==> flow/design.v <==
module and4(in1, in2, out);
	input [3:0] in1, in2;
	output[3:0] out;
	and a1(out[0], in1[0], in2[0]);
	and a2(out[1], in1[1], in2[1]);
	and a3(out[2], in1[2], in2[2]);
	and a4(out[3], in1[3], in2[3]);
endmodule
module and16(in1, in2, out);
	input [15:0] in1, in2;
	output[15:0] out;
	and4 a11(.in1(in1[3:0]), .in2(in2[3:0]), .out(out[3:0]));
	and4 a12(.in1(in1[7:4]), .in2(in2[7:4]), .out(out[7:4]));
	and4 a13(.in1(in1[11:8]), .in2(in2[11:8]), .out(out[11:8]));
	and4 a14(.in1(in1[15:12]), .in2(in2[15:12]), .out(out[15:12]));
endmodule
module or4(in1, in2, out);
	input [3:0] in1, in2;
	output[3:0] out;
	or a1(out[0], in1[0], in2[0]);
	or a2(out[1], in1[1], in2[1]);
	or a3(out[2], in1[2], in2[2]);
	or a4(out[3], in1[3], in2[3]);
endmodule
module or16(in1, in2, out);
	input [15:0] in1, in2;
	output[15:0] out;
	or4 a11(.in1(in1[3:0]), .in2(in2[3:0]), .out(out[3:0]));
	or4 a12(.in1(in1[7:4]), .in2(in2[7:4]), .out(out[7:4]));
	or4 a13(.in1(in1[11:8]), .in2(in2[11:8]), .out(out[11:8]));
	or4 a14(.in1(in1[15:12]), .in2(in2[15:12]), .out(out[15:12]));
endmodule
module complent(in, go, CK, reset, out, busy, fin);
	input  [15:0] in;
	input  go;
	input  CK, reset;
	output reg [15:0] out;
	output reg busy;
	output reg fin;
	reg [15:0] m;
	reg [15:0] o, mm, c;
	always@(posedge CK) begin
		if(reset) begin
			busy <= 1'b0;
			fin  <= 1'b0;
		end
		else begin
			fin <= 1'b0;
			if(busy == 1'b0) begin
				if(go) begin
					o  = 16'hffff ^ in;
					mm = 16'h0001;
					c  = o & mm;
					o  = o ^ mm;
					mm = c << 1;
					out  <= o;
					m    <= mm;
					busy <= 1'b1;
				end
			end
			else if(m == 16'h0000) begin
				busy <= 1'b0;
				fin  <= 1'b1;
			end
			else begin
				out <= out ^ m;
				m   <= (out & m) << 1;
			end
		end
	end
endmodule
module adder(in1, in2, go, CK, reset, out, busy, fin);
	input [15:0] in1, in2;
	input go;
	input CK, reset;
	output reg [15:0] out;
	output reg busy;
	output reg fin;
	reg [15:0] cc;
	reg [15:0] o, c, m;
	always@(posedge CK) begin
		if(reset) begin
			busy <= 1'b0;
			fin  <= 1'b0;
		end
		else begin
			fin <= 1'b0;
			if(busy == 1'b0) begin
				if(go) begin
					o = in1 ^ in2;
					c = in1 & in2;
					c = c << 1;
					if(c == 16'h0000) begin
						busy <= 1'b0;
						fin  <= 1'b1;
					end
					else begin
						m = o & c;
						o = o ^ c;
						c = m << 1;
						busy <= 1'b1;
					end
					out <= o;
					cc  <= c;
				end
			end
			else if(cc == 16'h0000) begin
				busy <= 1'b0;
				fin  <= 1'b1;
			end
			else begin
				out <= out ^ cc;
				cc  <= (out & cc) << 1;
			end
		end
	end
endmodule
module muler(in1, in2, go, CK, reset, out, busy, fin);
	input		[15:0] in1, in2;
	input		go;
	input  		CK, reset;
	output reg	[15:0] out;
	output reg  busy;
	output reg  fin;
	reg[15:0] m1, m2;
	reg[15:0] a1, a2, o;
	always @(posedge CK) begin
		if(reset) begin
			busy <= 1'b0;
			fin  <= 1'b0;
		end
		else begin
			fin <= 1'b0;
			if(busy == 1'b0 && go == 1'b0) begin
			end
			else begin
				if(busy == 1'b0) begin
					a1 = in1;
					a2 = in2;
					o  = 16'h0000;
				end
				else begin
					a1 = m1;
					a2 = m2;
					o  = out;
				end
				if(a2[0] == 1'b1)
					o = o + a1;
				a1 = a1 << 1;
				a2 = a2 >> 1;
				m1  <= a1;
				m2  <= a2;
				out <= o;
				if(a2 == 16'h0000) begin
					busy <= 1'b0;
					fin  <= 1'b1;
				end
				else
					busy <= 1'b1;
			end
		end
	end
endmodule
module diver(in1, in2, go, CK, reset, reminder, quotient, busy, fin);
	input [15:0] in1, in2;
	input go;
	input CK, reset;
	output reg [15:0] reminder, quotient;
	output reg busy;
	output reg fin;
	reg [31:0] m1, m2;
	reg [15:0] divisor;
	reg [4:0]  cnt;
	reg [31:0] t1, t2;
	reg [15:0] d;
	reg [4:0]  n;
	always @(posedge CK) begin
		if(reset) begin
			busy <= 1'b0;
			fin  <= 1'b0;
		end
		else begin
			fin <= 1'b0;
			if(busy == 1'b0 && go == 1'b0) begin
			end
			else begin
				if(busy == 1'b0) begin
					t1 = {16'h0000, in1};
					t2 = {in2, 16'h0000};
					d  = in2;
					n  = 5'b00000;
				end
				else begin
					t1 = m1;
					t2 = m2;
					d  = divisor;
					n  = cnt;
				end
				if(n < 5'b10001) begin
					if(t1[31:16] >= d)
						t1 = t1 - t2 + 1'b1;
					t1 = t1 << 1;
					n  = n + 1'b1;
					busy <= 1'b1;
				end
				else begin
					busy <= 1'b0;
					fin  <= 1'b1;
				end
				if(n == 5'b10000) begin
					if(t1[31:16] >= d)
						t1 = t1 - t2 + 1'b1;
					reminder <= t1[31:16];
					quotient <= t1[15:0];
				end
				m1      <= t1;
				m2      <= t2;
				divisor <= d;
				cnt     <= n;
			end
		end
	end
endmodule
module mux3to8(in, in1, in2, in3, in4, in5, in6, in7, select, out);
	input [15:0] in, in1, in2, in3, in4, in5, in6, in7;
	input [2:0]  select;
	output reg [15:0] out;
	always @(*) begin
		case(select)
			3'b000:out = in;
			3'b001:out = in1;
			3'b010:out = in2;
			3'b011:out = in3;
			3'b100:out = in4;
			3'b101:out = in5;
			3'b110:out = in6;
			3'b111:out = in7;
		endcase
	end
endmodule
module alu16(CK, reset, start, instruction, inputR1, inputR2, outputR, busy, done);
	input [15:0] inputR1, inputR2;
	input [2:0] instruction;
	input CK, reset, start;
	output[15:0] outputR;
	output busy;
	output done;
	reg  [2:0]  op;
	reg  [15:0] out5, out6;
	reg         finL;
	wire [3:0]  busyL;
	wire [3:0]  finU;
	wire        go;
	wire  [15:0] out, out1, out2, out3, out4, and_o, or_o;
	assign go = start & ~busy;
	adder add(
		.in1(inputR1),
		.in2(inputR2),
		.go(go & (instruction == 3'b000)),
		.CK(CK),
		.reset(reset),
		.out(out),
		.busy(busyL[0]),
		.fin(finU[0])
	);
	complent com(
		.in(inputR1),
		.go(go & (instruction == 3'b001)),
		.CK(CK),
		.reset(reset),
		.out(out1),
		.busy(busyL[1]),
		.fin(finU[1])
	);
	muler mul(
		.in1(inputR1),
		.in2(inputR2),
		.go(go & (instruction == 3'b010)),
		.CK(CK),
		.reset(reset),
		.out(out2),
		.busy(busyL[2]),
		.fin(finU[2])
	);
	diver div(
		.in1(inputR1),
		.in2(inputR2),
		.go(go & ((instruction == 3'b011) | (instruction == 3'b100))),
		.CK(CK),
		.reset(reset),
		.reminder(out3),
		.quotient(out4),
		.busy(busyL[3]),
		.fin(finU[3])
	);
	and16 and1(inputR1, inputR2, and_o);
	or16 or1(inputR1, inputR2, or_o);
	mux3to8 outp(
		.in(out),
		.in1(out1),
		.in2(out2),
		.in3(out3),
		.in4(out4),
		.in5(out5),
		.in6(out6),
		.in7(16'h0000),
		.select(op),
		.out(outputR)
	);
	always @(posedge CK) begin
		if(reset) begin
			finL <= 1'b0;
		end
		else begin
			finL <= go & ((instruction == 3'b101) | (instruction == 3'b110) | (instruction == 3'b111));
			if(go) begin
				op   <= instruction;
				out5 <= and_o;
				out6 <= or_o;
			end
		end
	end
	assign busy = busyL[0] | busyL[1] | busyL[2] | busyL[3];
	assign done = finL | finU[0] | finU[1] | finU[2] | finU[3];
endmodule
Lab notebook: alu16

[Tool chain data of alu16]
Each step is given for the RTL above and for the edited RTL.
"unedited" refers to lines of the RTL above, "edited" to lines of the edited file.
"difference" is "edited" less "unedited", of the values as shown.
Operators carry their Yosys type and port widths (W data, S select, Z words).
Cell names lack the library's common part.
The mark - stands for no value.
Inputs
  design top: alu16
  clock: CK
  cell library: sky130hd
  corner: tt_025C_1v80

[Edit of the RTL]
Unified diff, file above to edited file.
The edit is scripted: it alters the design's behaviour and was not made to optimise anything.
begin of diff
@@ -96,5 +96,5 @@
 					end
 					else begin
-						m = o & c;
+						m = o + c;
 						o = o ^ c;
 						c = m << 1;
end of diff

[Elaborated design]
Yosys after proc, flatten, opt, wreduce and memory -nomap, before mapping. Memory bits, and registers merged into a memory's read port (data or address), are not among the register bits. Print and check cells are not counted. Equal cells are merged and count once.
Bit counts
  bits in registers: unedited 271, edited 271, difference 0
  input bits: unedited 38, edited 38, difference 0
  output and inout bits: unedited 18, edited 18, difference 0
  word-level cells: unedited 199, edited 199, difference 0
Cells by class
  add/subtract/negate cells: unedited 6, edited 7, difference +1
  magnitude comparators: unedited 3, edited 3, difference 0
  equality and inequality tests: unedited 17, edited 17, difference 0
  multiplexer cells: unedited 62, edited 62, difference 0
  bitwise gates (word level): unedited 67, edited 66, difference -1
  reduce/logical cells: unedited 19, edited 19, difference 0
Operator list
  $and A15 B15 Y15: unedited 4, edited 3, difference -1
  $add A15 B15 Y15: unedited 0, edited 1, difference +1
Unchanged operator kinds not shown: 31.

[Longest topological paths]
Yosys ltp: most cells in a row. Word level: on the elaborated netlist, between registers, memories and ports. Mapped: between sequential cells and ports; inverters and the memories' decode and read muxes count.
Logic depth
  depth in word-level cells: unedited 20, edited 20, difference 0
  ABC_AREA: unedited 0, edited 0
  gate-level depth with buffers: unedited 34, edited 34, difference 0

[Mapped cells and area]
Source: synth_stat.txt of the flow (Yosys; design flattened, memories mapped). It holds for the ABC_AREA given above (unset counts as 0); a run with the other value may have another netlist.
Mapped netlist
  cells in the netlist: unedited 1895, edited 1911, difference +16
  cell area after synthesis (µm²): unedited 19033.3, edited 19272.2, difference +238.9
  area of sequential cells (µm²): unedited 7987.7, edited 7987.7, difference 0.0
  flip-flops: unedited 269, edited 269, difference 0
  buffer cells: unedited 74, edited 75, difference +1
Cells by type
  o21ai_0: unedited 151, edited 136, difference -15
  a22oi_1: unedited 1, edited 14, difference +13
  inv_1: unedited 164, edited 152, difference -12
  mux2i_1: unedited 76, edited 64, difference -12
  mux2_1: unedited 1, edited 13, difference +12
  mux4_2: unedited 14, edited 3, difference -11
  a31oi_1: unedited 14, edited 4, difference -10
  a21o_1: unedited 43, edited 34, difference -9
  o22a_1: unedited 0, edited 9, difference +9
  a211o_1: unedited 3, edited 11, difference +8
  and2_1: unedited 50, edited 56, difference +6
  xnor2_1: unedited 41, edited 47, difference +6
  o211ai_1: unedited 15, edited 9, difference -6
  nand2_1: unedited 197, edited 192, difference -5
  a21oi_1: unedited 144, edited 149, difference +5
  nand3_1: unedited 15, edited 20, difference +5
  nor2_1: unedited 123, edited 119, difference -4
  and3_1: unedited 9, edited 13, difference +4
Unchanged cell types not shown: 11.
The list need not be complete.
The figures by module come from a second, unflattened synthesis with its own total; it is not the netlist above.
Unflattened totals
  cell total of the unflattened synthesis: unedited 1951, edited 1960, difference +9
  area total of the unflattened synthesis (µm²): unedited 19915.4, edited 20139.3, difference +223.9
Rows give one instance, submodules left out.
Modules, unedited
  diver: times used 1, cells 1105, area 10497.6 µm²
  muler: times used 1, cells 254, area 2985.4 µm²
  adder: times used 1, cells 219, area 2401.1 µm²
  complent: times used 1, cells 108, area 1498.9 µm²
  alu16: times used 1, cells 56, area 1217.4 µm²
  mux3to8: times used 1, cells 177, area 1114.8 µm²
  and4: times used 4, cells 4, area 25.0 µm²
  or4: times used 4, cells 4, area 25.0 µm²
  and16: times used 1, cells 0, area 0.0 µm²
  or16: times used 1, cells 0, area 0.0 µm²
Modules, edited
  diver: times used 1, cells 1074, area 10376.2 µm²
  muler: times used 1, cells 254, area 2985.4 µm²
  adder: times used 1, cells 259, area 2746.4 µm²
  complent: times used 1, cells 108, area 1498.9 µm²
  alu16: times used 1, cells 56, area 1217.4 µm²
  mux3to8: times used 1, cells 177, area 1114.8 µm²
  and4: times used 4, cells 4, area 25.0 µm²
  or4: times used 4, cells 4, area 25.0 µm²
  and16: times used 1, cells 0, area 0.0 µm²
  or16: times used 1, cells 0, area 0.0 µm²

[Path before layout]
Source: OpenSTA report_checks on the synthesized netlist (no wires, ideal clock, input and output delay 20% of the period each), path of least setup slack; recovery checks are left aside. Register names are those of the netlist, which keeps one name where synthesis merged equal registers.
Timing path post-synthesis
  kind: unedited register to register, edited register to register
  start point: unedited reg div.busy, edited reg div.busy
  end point: unedited reg div.reminder[15], edited reg div.m1[31]
  clock period (ns): unedited 7.5, edited 7.5, difference 0.0
  setup time (ns): unedited 0.260, edited 0.258, difference -0.002
  arrival (ns): unedited 6.456, edited 6.632, difference +0.176
  path slack (ns): unedited 0.785, edited 0.610, difference -0.175
  delay of the path (ns): unedited 6.716, edited 6.890, difference +0.174
  driving pins on the path: unedited 32, edited 29, difference -3
  buffers on the path: unedited 7, edited 6, difference -1
  synthesis period reached (ns): unedited 6.715, edited 6.89, difference +0.175
"delay of the path" = arrival - input delay + setup time.
"driving pins on the path": output pins that drive a net of the path, with the launching flip-flop's if there is one; two outputs of one cell count as two.
"synthesis period reached" is the clock period less the worst setup slack; recovery checks do not enter. This is arithmetic on one report: input and output delays are still those of the set period (20% each).
Between the ends stands the longest chain of elaborated cells between them, by number of cells; it is not shown to be the way that was timed. Of several equally long chains one is given.
Each line given opens the expression or statement behind the cell; cells for indexed reads and writes are added by Yosys, which also makes memories of some case tables.
At most two assigning lines are given for a register; there are more.
unedited: Ways into the end's enable are left out, as the timed path ends at the data pin.
On the way, post-synthesis, unedited
  path through: dfxtp_1 -> buf_2 -> buf_1 -> buf_1 -> clkbuf_1 -> clkbuf_1 -> a21oi_1 -> ha_1 -> and4_4 -> a221oi_2 -> o21ai_0 -> o311a_1 -> o31a_1 -> buf_2 -> clkbuf_1 -> nand2_1 -> o21ai_0 -> o21ai_0 -> inv_1 -> ha_1 -> inv_1 -> fa_1 -> nor2b_1 -> o21a_1 -> o211ai_1 -> a21oi_1 -> a21oi_1 -> a31o_2 -> o31a_1 -> xor2_1 -> nand2_1 -> xnor2_1
  cells in the longest elaborated chain: 17
  elaborated cells on any way between the ends: 31
RTL lines, path post-synthesis, unedited
  start, declared: RTL line 169  | output reg busy;
  start, assigned: RTL line 179  | busy <= 1'b0;
  start, assigned: RTL line 204  | busy <= 1'b1;
  $or A1 B1 Y1: RTL line 323  | assign busy = busyL[0] | busyL[1] | busyL[2] | busyL[3];
  $not A1 Y1: RTL line 255  | assign go = start & ~busy;
  $and A1 B1 Y1: RTL line 255
  $and A1 B1 Y1: RTL line 288  | .go(go & ((instruction == 3'b011) | (instruction == 3'b100))),
  $not A1 Y1: RTL line 184  | if(busy == 1'b0 && go == 1'b0) begin
  $logic_and A1 B1 Y1: RTL line 184
  $mux W32: RTL line 184
  (+3 left out)
  $mux W31: RTL line 200  | if(t1[31:16] >= d)
  $mux W32: RTL line 199  | if(n < 5'b10001) begin
  $mux W32: RTL line 184
  $mux W32: RTL line 178  | if(reset) begin
  $sub A32 B32 Y32: RTL line 212  | t1 = t1 - t2 + 1'b1;
  $add A32 B1 Y32: RTL line 212
  $mux W32: RTL line 211  | if(t1[31:16] >= d)
  end, assigned: RTL line 213  | reminder <= t1[31:16];
  end, declared: RTL line 168  | output reg [15:0] reminder, quotient;
edited: Ways into the end's enable are left out, as the timed path ends at the data pin.
On the way, post-synthesis, edited
  path through: dfxtp_1 -> buf_2 -> clkbuf_1 -> clkbuf_1 -> clkbuf_1 -> clkbuf_1 -> clkbuf_1 -> nand2_1 -> ha_1 -> ha_1 -> a211o_1 -> a211o_1 -> a41o_1 -> a221oi_4 -> o21bai_1 -> a21oi_1 -> xnor2_1 -> a221oi_2 -> inv_1 -> ha_1 -> ha_1 -> a21o_1 -> a221oi_1 -> o21ai_0 -> a32oi_1 -> a21boi_0 -> mux2i_1 -> nand3_2 -> xnor2_2
  cells in the longest elaborated chain: 18
  elaborated cells on any way between the ends: 37
RTL lines, path post-synthesis, edited
  start, declared: RTL line 169  | output reg busy;
  start, assigned: RTL line 179  | busy <= 1'b0;
  start, assigned: RTL line 204  | busy <= 1'b1;
  $or A1 B1 Y1: RTL line 323  | assign busy = busyL[0] | busyL[1] | busyL[2] | busyL[3];
  $not A1 Y1: RTL line 255  | assign go = start & ~busy;
  $and A1 B1 Y1: RTL line 255
  $and A1 B1 Y1: RTL line 288  | .go(go & ((instruction == 3'b011) | (instruction == 3'b100))),
  $not A1 Y1: RTL line 184  | if(busy == 1'b0 && go == 1'b0) begin
  $logic_and A1 B1 Y1: RTL line 184
  $mux W32: RTL line 184
  (+4 left out)
  $mux W32: RTL line 199  | if(n < 5'b10001) begin
  $mux W32: RTL line 184
  $mux W32: RTL line 178  | if(reset) begin
  $sub A32 B32 Y32: RTL line 212  | t1 = t1 - t2 + 1'b1;
  $add A32 B1 Y32: RTL line 212
  $mux W32: RTL line 211  | if(t1[31:16] >= d)
  $mux W32: RTL line 210  | if(n == 5'b10000) begin
  end, assigned: RTL line 216  | m1 <= t1;
  end, declared: RTL line 171  | reg [31:0] m1, m2;

[Path in the finished layout]
From the final timing report of each run of pair 1: the path of least setup slack in the routed layout; clock arrival at registers is part of the times.
Timing path after layout
  kind: unedited input to register, edited input to register
  start point: unedited in inputR2[7], edited in inputR1[2]
  end point: unedited reg div.reminder[4], edited reg div.m1[21]
  clock period (ns): unedited 7.5, edited 7.5, difference 0.0
  setup time (ns): unedited 0.25, edited 0.26, difference +0.01
  arrival (ns): unedited 7.54, edited 7.52, difference -0.02
  path slack (ns): unedited 0.26, edited 0.26, difference 0.00
  driving pins on the path: unedited 27, edited 28, difference +1
  buffers on the path: unedited 2, edited 6, difference +4
Between the ends stands the longest chain of elaborated cells between them, by number of cells; it is not shown to be the way that was timed. Of several equally long chains one is given.
On the way, after layout, unedited
  path through: clkdlybuf4s50_1 -> inv_1 -> nor2_1 -> a21oi_1 -> ha_1 -> and4_4 -> a221oi_2 -> o21ai_1 -> o311a_1 -> o31a_2 -> buf_12 -> nand3_1 -> o211ai_1 -> o21ai_0 -> inv_1 -> ha_1 -> ha_1 -> a21o_1 -> a21oi_2 -> a21boi_1 -> a221o_1 -> a21oi_2 -> nand2b_1 -> o31a_1 -> o41ai_2 -> xnor2_1 -> mux2_2
  cells in the longest elaborated chain: 11
  elaborated cells on any way between the ends: 17
RTL lines, path after layout, unedited
  start, declared: RTL line 242  | input [15:0] inputR1, inputR2;
  $mux W16: RTL line 187  | if(busy == 1'b0) begin
  $mux W16: RTL line 184  | if(busy == 1'b0 && go == 1'b0) begin
  $mux W16: RTL line 178  | if(reset) begin
  $ge A16 B16 Y1: RTL line 200  | if(t1[31:16] >= d)
  $mux W31: RTL line 200
  $mux W32: RTL line 199  | if(n < 5'b10001) begin
  $mux W32: RTL line 184
  $mux W32: RTL line 178
  $sub A32 B32 Y32: RTL line 212  | t1 = t1 - t2 + 1'b1;
  $add A32 B1 Y32: RTL line 212
  $mux W32: RTL line 211  | if(t1[31:16] >= d)
  end, assigned: RTL line 213  | reminder <= t1[31:16];
  end, declared: RTL line 168  | output reg [15:0] reminder, quotient;
On the way, after layout, edited
  path through: clkdlybuf4s50_1 -> inv_1 -> o21ai_0 -> ha_1 -> ha_1 -> a211o_1 -> a211o_1 -> a41o_4 -> a221oi_4 -> buf_4 -> buf_4 -> o31ai_1 -> nor2_2 -> buf_4 -> xnor2_1 -> a221oi_2 -> inv_1 -> ha_1 -> a21o_1 -> a21o_1 -> a21oi_1 -> o21ai_0 -> nor3_1 -> buf_4 -> a21oi_4 -> and2_1 -> buf_12 -> mux2_1
  cells in the longest elaborated chain: 13
  elaborated cells on any way between the ends: 14
RTL lines, path after layout, edited
  start, declared: RTL line 242  | input [15:0] inputR1, inputR2;
  $mux W32: RTL line 187  | if(busy == 1'b0) begin
  $mux W32: RTL line 184  | if(busy == 1'b0 && go == 1'b0) begin
  $mux W32: RTL line 178  | if(reset) begin
  $sub A31 B31 Y31: RTL line 201  | t1 = t1 - t2 + 1'b1;
  $add A31 B1 Y31: RTL line 201
  $mux W31: RTL line 200  | if(t1[31:16] >= d)
  $mux W32: RTL line 199  | if(n < 5'b10001) begin
  $mux W32: RTL line 184
  $mux W32: RTL line 178
  $sub A32 B32 Y32: RTL line 212  | t1 = t1 - t2 + 1'b1;
  $add A32 B1 Y32: RTL line 212
  $mux W32: RTL line 211  | if(t1[31:16] >= d)
  $mux W32: RTL line 210  | if(n == 5'b10000) begin
  end, assigned: RTL line 216  | m1 <= t1;
  end, declared: RTL line 171  | reg [31:0] m1, m2;

[Measured runs]
Both versions went through the flow (Yosys, OpenROAD) with the same settings in each pair. Constraints: input delay and output delay 20% of the set period each, output load 0.01 pF.
Settings, pair 1
  CORE_UTILIZATION: 40
  period_ns: 7.5
  CAP_MARGIN: 20
  CORE_MARGIN: 2
  SLEW_MARGIN: 20
Measured results, pair 1
  post-synthesis cell area (µm²): unedited 19033.3, edited 19272.2, difference +238.9
  area inside the die boundary (µm²): unedited 49344.0, edited 49952.2, difference +608.2
  standard-cell area of the final layout (µm²): unedited 23034.6, edited 23316.1, difference +281.5
  utilization in the final report (%): unedited 49.3, edited 48.9, difference -0.4
  worst setup slack after layout (ns): unedited 0.257, edited 0.263, difference +0.006
  setup TNS (ns): unedited 0.000, edited 0.000, difference 0.000
  worst hold slack in the final report (ns): unedited 0.566, edited 0.570, difference +0.004
  overall power (W): unedited 0.004716, edited 0.004738, difference +0.000022
  clock period achieved (ns): unedited 7.243, edited 7.237, difference -0.006
"clock period achieved": clock period set for the run, less the worst setup slack. It is reckoned from that one timing run; input and output delays stay at 20% of the period that was set.
"overall power" rests on the timing tool's default activity at the inputs, not on a simulated workload.
